==> flow/design.v <==
module reflex_core (
    input wire clk,                   
    input wire rst_n,                 
    input wire signed [15:0] z_pos,   
    input wire signed [15:0] z_vel,   
    input wire signed [15:0] kp_gain,
    input wire signed [15:0] kd_gain,
    input wire signed [15:0] vel_threshold,  
    output reg signed [15:0] u_out,   
    output reg guardian_active        
);
    reg signed [31:0] p_term;
    reg signed [31:0] d_term;
    reg signed [31:0] raw_sum;
    localparam signed [15:0] MAX_OUT = 16'd2000;   
    localparam signed [15:0] MIN_OUT = -16'd2000;  
    always @(posedge clk or negedge rst_n) begin
        if (!rst_n) begin
            u_out <= 16'd0;
            guardian_active <= 1'b0;
            p_term <= 32'd0;
            d_term <= 32'd0;
        end else begin
            if (($signed(z_vel) > $signed(vel_threshold)) || 
                ($signed(z_vel) < -$signed(vel_threshold))) begin
                guardian_active <= 1'b1;
                d_term <= z_vel * (kd_gain <<< 1); 
            end else begin
                guardian_active <= 1'b0;
                d_term <= z_vel * kd_gain;
            end
            p_term <= z_pos * kp_gain;  
            raw_sum = -(p_term + d_term); 
            if (raw_sum > MAX_OUT) 
                u_out <= MAX_OUT;
            else if (raw_sum < MIN_OUT) 
                u_out <= MIN_OUT;
            else
                u_out <= raw_sum[15:0];  
        end
    end
endmodule
Appendix: tool output

=== Reports on reflex_core ===
Each step is given for the RTL above and for the edited RTL.
"before" refers to lines of the RTL above, "after" to lines of the edited file.
"difference" is "after" less "before", of the values as shown; "rel. change" is that difference over "before", in percent.
Library cell names are shortened.
Not given: -

* Top module: reflex_core
* Clock: clk
* Cell library: sky130hd
* Corner: tt_025C_1v80

=== Diff ===
The edit as a unified diff against the file above.
The edit is scripted: it alters the design's behaviour and was not made to optimise anything.

<pre>
@@ -30,5 +30,5 @@
                 d_term <= z_vel * kd_gain;
             end
-            p_term <= z_pos * kp_gain;  
+            p_term <= z_pos ^ kp_gain;  
             raw_sum = -(p_term + d_term); 
             if (raw_sum > MAX_OUT) 
</pre>

=== Elaborated design ===
Yosys after proc, flatten, opt, wreduce and memory -nomap, before mapping. Enables and synchronous resets that opt folds into registers are not counted as muxes. Memory bits, and registers merged into a memory's read port (data or address), are not among the register bits. Print and check cells are not counted.

{| class="wikitable"
|+ Operators by class
! element !! before !! after !! difference !! rel. change (%)
|-
| add/sub/neg operators || 3 || 3 || 0 || 0.00
|-
| multiply operators || 3 || 2 || -1 || -33.33
|-
| magnitude comparators || 4 || 4 || 0 || 0.00
|-
| muxes and demuxes || 4 || 4 || 0 || 0.00
|-
| bitwise logic cells || 0 || 1 || +1 || -
|-
| reductions and logical operators || 1 || 1 || 0 || 0.00
|}

{| class="wikitable"
|+ Operator list
! cell !! before !! after !! difference !! rel. change (%)
|-
| 16-bit by 16-bit multiplier with 32-bit output || 2 || 1 || -1 || -50.00
|-
| 32-bit adder || 1 || 0 || -1 || -100.00
|-
| 16-bit by 32-bit adder with 32-bit output || 0 || 1 || +1 || -
|-
| 16-bit XOR || 0 || 1 || +1 || -
|-
| 16-bit two-way mux || 2 || 2 || 0 || 0.00
|-
| 16-bit greater-than comparator || 1 || 1 || 0 || 0.00
|-
| 32-bit by 12-bit greater-than comparator with 1-bit output (second input constant) || 1 || 1 || 0 || 0.00
|-
| 1-bit logical OR || 1 || 1 || 0 || 0.00
|-
| 16-bit less-than comparator || 1 || 1 || 0 || 0.00
|-
| 32-bit by 12-bit less-than comparator with 1-bit output (second input constant) || 1 || 1 || 0 || 0.00
|-
| 16-bit by 16-bit multiplier with 31-bit output || 1 || 1 || 0 || 0.00
|-
| 1-bit two-way mux || 1 || 1 || 0 || 0.00
|-
| 32-bit two-way mux || 1 || 1 || 0 || 0.00
|-
| 16-bit negator || 1 || 1 || 0 || 0.00
|-
| 32-bit negator || 1 || 1 || 0 || 0.00
|}

{| class="wikitable"
|+ Storage and ports
! element !! before !! after !! difference !! rel. change (%)
|-
| register bits after elaboration || 81 || 65 || -16 || -19.75
|-
| input port bits || 82 || 82 || 0 || 0.00
|-
| output and inout port bits || 17 || 17 || 0 || 0.00
|-
| elaborated cells || 19 || 19 || 0 || 0.00
|}

=== Longest topological paths ===
Yosys ltp: most cells in a row. Word level: on the elaborated netlist, between registers, memories and ports. Mapped: between sequential cells and ports; inverters and the memories' decode and read muxes count.

{| class="wikitable"
|+ Logic depth
! element !! before !! after !! difference !! rel. change (%)
|-
| depth after elaboration || 5 || 5 || 0 || 0.00
|-
| ABC_AREA || 0 || 0 || - || -
|-
| mapped depth || 25 || 25 || 0 || 0.00
|-
| depth with buffers taken out || 24 || 24 || 0 || 0.00
|}

=== Synthesis result ===
Yosys stat after the flow's synthesis: flattened, memories mapped to cells. It holds for the ABC_AREA given above (unset counts as 0); a run with the other value may have another netlist.

{| class="wikitable"
|+ Cell types
! cell type !! before !! after !! difference !! rel. change (%)
|-
| inv_1 || 698 || 414 || -284 || -40.69
|-
| fa_1 || 525 || 263 || -262 || -49.90
|-
| nand2_1 || 321 || 146 || -175 || -54.52
|-
| and2_1 || 236 || 133 || -103 || -43.64
|-
| ha_1 || 257 || 175 || -82 || -31.91
|-
| clkbuf_1 || 74 || 42 || -32 || -43.24
|-
| xnor2_1 || 76 || 51 || -25 || -32.89
|-
| nor2_1 || 87 || 63 || -24 || -27.59
|-
| o21ai_0 || 56 || 34 || -22 || -39.29
|-
| mux2_2 || 12 || 31 || +19 || +158.33
|-
| dfrtp_1 || 81 || 65 || -16 || -19.75
|-
| nand2b_1 || 25 || 11 || -14 || -56.00
|-
| o21a_1 || 23 || 11 || -12 || -52.17
|-
| a21oi_1 || 74 || 63 || -11 || -14.86
|-
| nand3_1 || 23 || 16 || -7 || -30.43
|-
| o21ai_1 || 10 || 3 || -7 || -70.00
|-
| o211ai_1 || 14 || 8 || -6 || -42.86
|-
| nor3_1 || 25 || 20 || -5 || -20.00
|}

The list need not be complete.

{| class="wikitable"
|+ Mapped netlist
! element !! before !! after !! difference !! rel. change (%)
|-
| standard cells after synthesis || 2869 || 1791 || -1078 || -37.57
|-
| chip area (Yosys) (um^2) || 25879.8 || 15985.3 || -9894.5 || -38.23
|-
| sequential area (um^2) || 2026.9 || 1626.6 || -400.3 || -19.75
|-
| mapped flip-flops || 81 || 65 || -16 || -19.75
|-
| buffer cells || 81 || 51 || -30 || -37.04
|}

=== Timing after synthesis ===
Source: OpenSTA report_checks on the synthesized netlist (no wires, ideal clock, input and output delay 20% of the period each), path of least setup slack; recovery checks are left aside. Register names are those of the netlist, which keeps one name where synthesis merged equal registers.

{| class="wikitable"
|+ Timing path after synthesis
! element !! before !! after !! difference !! rel. change (%)
|-
| path kind || input to register || input to register || - || -
|-
| start point || input port z_vel[15] || input port z_vel[5] || - || -
|-
| end point || register d_term[30] || register d_term[31] || - || -
|-
| period (ns) || 8.0 || 8.0 || 0.0 || 0.00
|-
| external input delay (ns) || 1.600 || 1.600 || 0.000 || 0.00
|-
| library setup time (ns) || 0.125 || 0.125 || 0.000 || -
|-
| time at the first pin (ns) || 1.600 || 1.600 || 0.000 || 0.00
|-
| arrival time (ns) || 7.469 || 7.488 || +0.019 || +0.25
|-
| required time (ns) || 7.875 || 7.875 || 0.000 || 0.00
|-
| slack (ns) || 0.406 || 0.388 || -0.018 || -
|-
| path delay (ns) || 5.994 || 6.013 || +0.019 || +0.32
|-
| stages on the path || 22 || 23 || +1 || +4.55
|-
| buffers on the path || 2 || 1 || -1 || -50.00
|-
| synthesis period reached (ns) || 7.594 || 7.612 || +0.018 || +0.24
|}

"path delay" is the arrival time less input delay plus setup time.
"stages on the path" counts driving pins, that of a launching flip-flop among them; a cell with two outputs on the path counts twice.
"synthesis period reached" = period - worst setup slack (recovery checks aside). The figure is calculated, with input and output delays left at 20% of the set period.
The rows between start and end are the longest chain of elaborated cells between them; the timing report does not say that the signal goes this way. Where chains are equally long, one stands for them.
A line is the first line of the expression or statement that the cell stems from. Yosys adds cells for indexed reads and writes and turns some case tables into memories.
At most two assigning lines are given for a register; there are more.

On the way, after synthesis, before:
* Cells stage by stage: clkbuf_1 -> nand2_1 -> inv_1 -> fa_1 -> fa_1 -> fa_1 -> fa_1 -> fa_1 -> inv_1 -> fa_1 -> inv_1 -> ha_1 -> clkbuf_1 -> and3_1 -> nand3_1 -> inv_1 -> o211ai_1 -> a311oi_1 -> a21o_1 -> a21oi_1 -> xnor2_1 -> mux2_2
* Cells in the longest elaborated chain: 3
* Elaborated cells between the ends (all ways): 6
* Source lines of those cells: 4
* Classes of those cells: mul (2); compare (2); mux (1); reduce/logical (1)

{| class="wikitable"
|+ Ends and longest elaborated chain, after synthesis, before
! element !! line !! source
|-
| start: declaration || 5 || <nowiki>input wire signed [15:0] z_vel,</nowiki>
|-
| 16-bit greater-than comparator || 24 || <nowiki>if (($signed(z_vel) > $signed(vel_threshold)) ||</nowiki>
|-
| 1-bit logical OR || 24 ||
|-
| 32-bit two-way mux || 24 ||
|-
| end: assignment || 27 || <nowiki>d_term <= z_vel * (kd_gain <<< 1);</nowiki>
|-
| end: assignment || 30 || <nowiki>d_term <= z_vel * kd_gain;</nowiki>
|-
| end: declaration || 13 || <nowiki>reg signed [31:0] d_term;</nowiki>
|}

On the way, after synthesis, after:
* Cells stage by stage: clkbuf_1 -> and2_1 -> fa_1 -> inv_1 -> fa_1 -> fa_1 -> fa_1 -> inv_1 -> fa_1 -> inv_1 -> fa_1 -> inv_1 -> ha_1 -> and3_1 -> a31oi_1 -> o21ai_0 -> and3b_1 -> nor4b_1 -> nor2_1 -> a211oi_1 -> a21oi_1 -> xor2_1 -> mux2_2
* Cells in the longest elaborated chain: 3
* Elaborated cells between the ends (all ways): 6
* Source lines of those cells: 4
* Classes of those cells: mul (2); compare (2); mux (1); reduce/logical (1)

{| class="wikitable"
|+ Ends and longest elaborated chain, after synthesis, after
! element !! line !! source
|-
| start: declaration || 5 || <nowiki>input wire signed [15:0] z_vel,</nowiki>
|-
| 16-bit greater-than comparator || 24 || <nowiki>if (($signed(z_vel) > $signed(vel_threshold)) ||</nowiki>
|-
| 1-bit logical OR || 24 ||
|-
| 32-bit two-way mux || 24 ||
|-
| end: assignment || 27 || <nowiki>d_term <= z_vel * (kd_gain <<< 1);</nowiki>
|-
| end: assignment || 30 || <nowiki>d_term <= z_vel * kd_gain;</nowiki>
|-
| end: declaration || 13 || <nowiki>reg signed [31:0] d_term;</nowiki>
|}

=== Timing after layout ===
From the final timing report of the runs of set A: the path of least setup slack in the routed layout; clock arrival at registers is part of the times.

{| class="wikitable"
|+ Timing path post-layout
! element !! before !! after !! difference !! rel. change (%)
|-
| path kind || input to register || input to register || - || -
|-
| start point || input port kd_gain[14] || input port z_vel[5] || - || -
|-
| end point || register d_term[25] || register d_term[25] || - || -
|-
| period (ns) || 7.78 || 7.78 || 0.00 || 0.00
|-
| external input delay (ns) || 1.56 || 1.56 || 0.00 || 0.00
|-
| library setup time (ns) || 0.13 || 0.11 || -0.02 || -
|-
| time at the first pin (ns) || 1.56 || 1.56 || 0.00 || 0.00
|-
| arrival time (ns) || 7.82 || 7.82 || 0.00 || 0.00
|-
| required time (ns) || 8.00 || 8.00 || 0.00 || 0.00
|-
| slack (ns) || 0.19 || 0.18 || -0.01 || -
|-
| stages on the path || 20 || 27 || +7 || +35.00
|-
| buffers on the path || 2 || 5 || +3 || +150.00
|}

The rows between start and end are the longest chain of elaborated cells between them; the timing report does not say that the signal goes this way. Where chains are equally long, one stands for them.
At most two assigning lines are given for a register; there are more.

On the way, post-layout, before:
* Cells stage by stage: clkdlybuf4s50_1 -> buf_4 -> and2_1 -> fa_1 -> fa_1 -> fa_1 -> fa_1 -> fa_1 -> inv_1 -> fa_1 -> inv_1 -> ha_1 -> nor3_1 -> nor2_1 -> and3_1 -> o31a_1 -> or4_1 -> a31oi_1 -> xor2_1 -> o21ai_0
* Cells in the longest elaborated chain: 2
* Elaborated cells between the ends (all ways): 3
* Source lines of those cells: 3
* Classes of those cells: mul (2); mux (1)

{| class="wikitable"
|+ Ends and longest elaborated chain, post-layout, before
! element !! line !! source
|-
| start: declaration || 7 || <nowiki>input wire signed [15:0] kd_gain,</nowiki>
|-
| 16-bit by 16-bit multiplier with 32-bit output || 30 || <nowiki>d_term <= z_vel * kd_gain;</nowiki>
|-
| 32-bit two-way mux || 24 || <nowiki>if (($signed(z_vel) > $signed(vel_threshold)) ||</nowiki>
|-
| end: assignment || 27 || <nowiki>d_term <= z_vel * (kd_gain <<< 1);</nowiki>
|-
| end: assignment || 30 ||
|-
| end: declaration || 13 || <nowiki>reg signed [31:0] d_term;</nowiki>
|}

On the way, post-layout, after:
* Cells stage by stage: clkdlybuf4s50_1 -> buf_4 -> and2_1 -> fa_1 -> inv_1 -> fa_1 -> fa_1 -> fa_1 -> inv_1 -> fa_1 -> inv_1 -> fa_1 -> inv_1 -> ha_4 -> and3_4 -> buf_4 -> nor2b_4 -> nand4_1 -> a211oi_2 -> nor4b_2 -> buf_4 -> buf_4 -> nor3b_4 -> o21a_1 -> nor2_1 -> xnor2_1 -> mux2_2
* Cells in the longest elaborated chain: 3
* Elaborated cells between the ends (all ways): 6
* Source lines of those cells: 4
* Classes of those cells: mul (2); compare (2); mux (1); reduce/logical (1)

{| class="wikitable"
|+ Ends and longest elaborated chain, post-layout, after
! element !! line !! source
|-
| start: declaration || 5 || <nowiki>input wire signed [15:0] z_vel,</nowiki>
|-
| 16-bit greater-than comparator || 24 || <nowiki>if (($signed(z_vel) > $signed(vel_threshold)) ||</nowiki>
|-
| 1-bit logical OR || 24 ||
|-
| 32-bit two-way mux || 24 ||
|-
| end: assignment || 27 || <nowiki>d_term <= z_vel * (kd_gain <<< 1);</nowiki>
|-
| end: assignment || 30 || <nowiki>d_term <= z_vel * kd_gain;</nowiki>
|-
| end: declaration || 13 || <nowiki>reg signed [31:0] d_term;</nowiki>
|}

=== Flow runs ===
Both versions went through the flow (Yosys, OpenROAD) with the same settings in each pair. Constraints: input delay and output delay 20% of the set period each, output load 0.01 pF.

Flow settings, set A:
* CORE_UTILIZATION: 40
* period_ns: 7.78
* CAP_MARGIN: 20
* CORE_MARGIN: 2
* SLEW_MARGIN: 20

{| class="wikitable"
|+ Results, set A
! element !! before !! after !! difference !! rel. change (%)
|-
| synthesis area (um^2) || 25879.8 || 15985.3 || -9894.5 || -38.23
|-
| die footprint (um^2) || 66749.9 || 41579.3 || -25170.6 || -37.71
|-
| standard-cell area after routing (um^2) || 30486.7 || 19120.8 || -11365.9 || -37.28
|-
| lowest setup slack (ns) || 0.186 || 0.179 || -0.007 || -
|-
| final worst hold slack (ns) || 0.768 || 0.775 || +0.007 || -
|}

Flow settings, set B:
* CORE_UTILIZATION: 67
* CTS_CLUSTER_SIZE: 90
* GPL_TIMING_DRIVEN: 0
* PLACE_DENSITY_LB_ADDON: 0.06
* SETUP_SLACK_MARGIN: -0.68
* TNS_END_PERCENT: 20
* period_ns: 7.37
* CAP_MARGIN: 20
* CORE_MARGIN: 2
* SLEW_MARGIN: 20

{| class="wikitable"
|+ Results, set B
! element !! before !! after !! difference !! rel. change (%)
|-
| synthesis area (um^2) || 25879.8 || 15985.3 || -9894.5 || -38.23
|-
| die footprint (um^2) || 40214.3 || 25109.6 || -15104.7 || -37.56
|-
| standard-cell area after routing (um^2) || 27746.6 || 17603.1 || -10143.5 || -36.56
|-
| lowest setup slack (ns) || -0.416 || -0.440 || -0.024 || -
|-
| final worst hold slack (ns) || 0.774 || 0.735 || -0.039 || -
|}
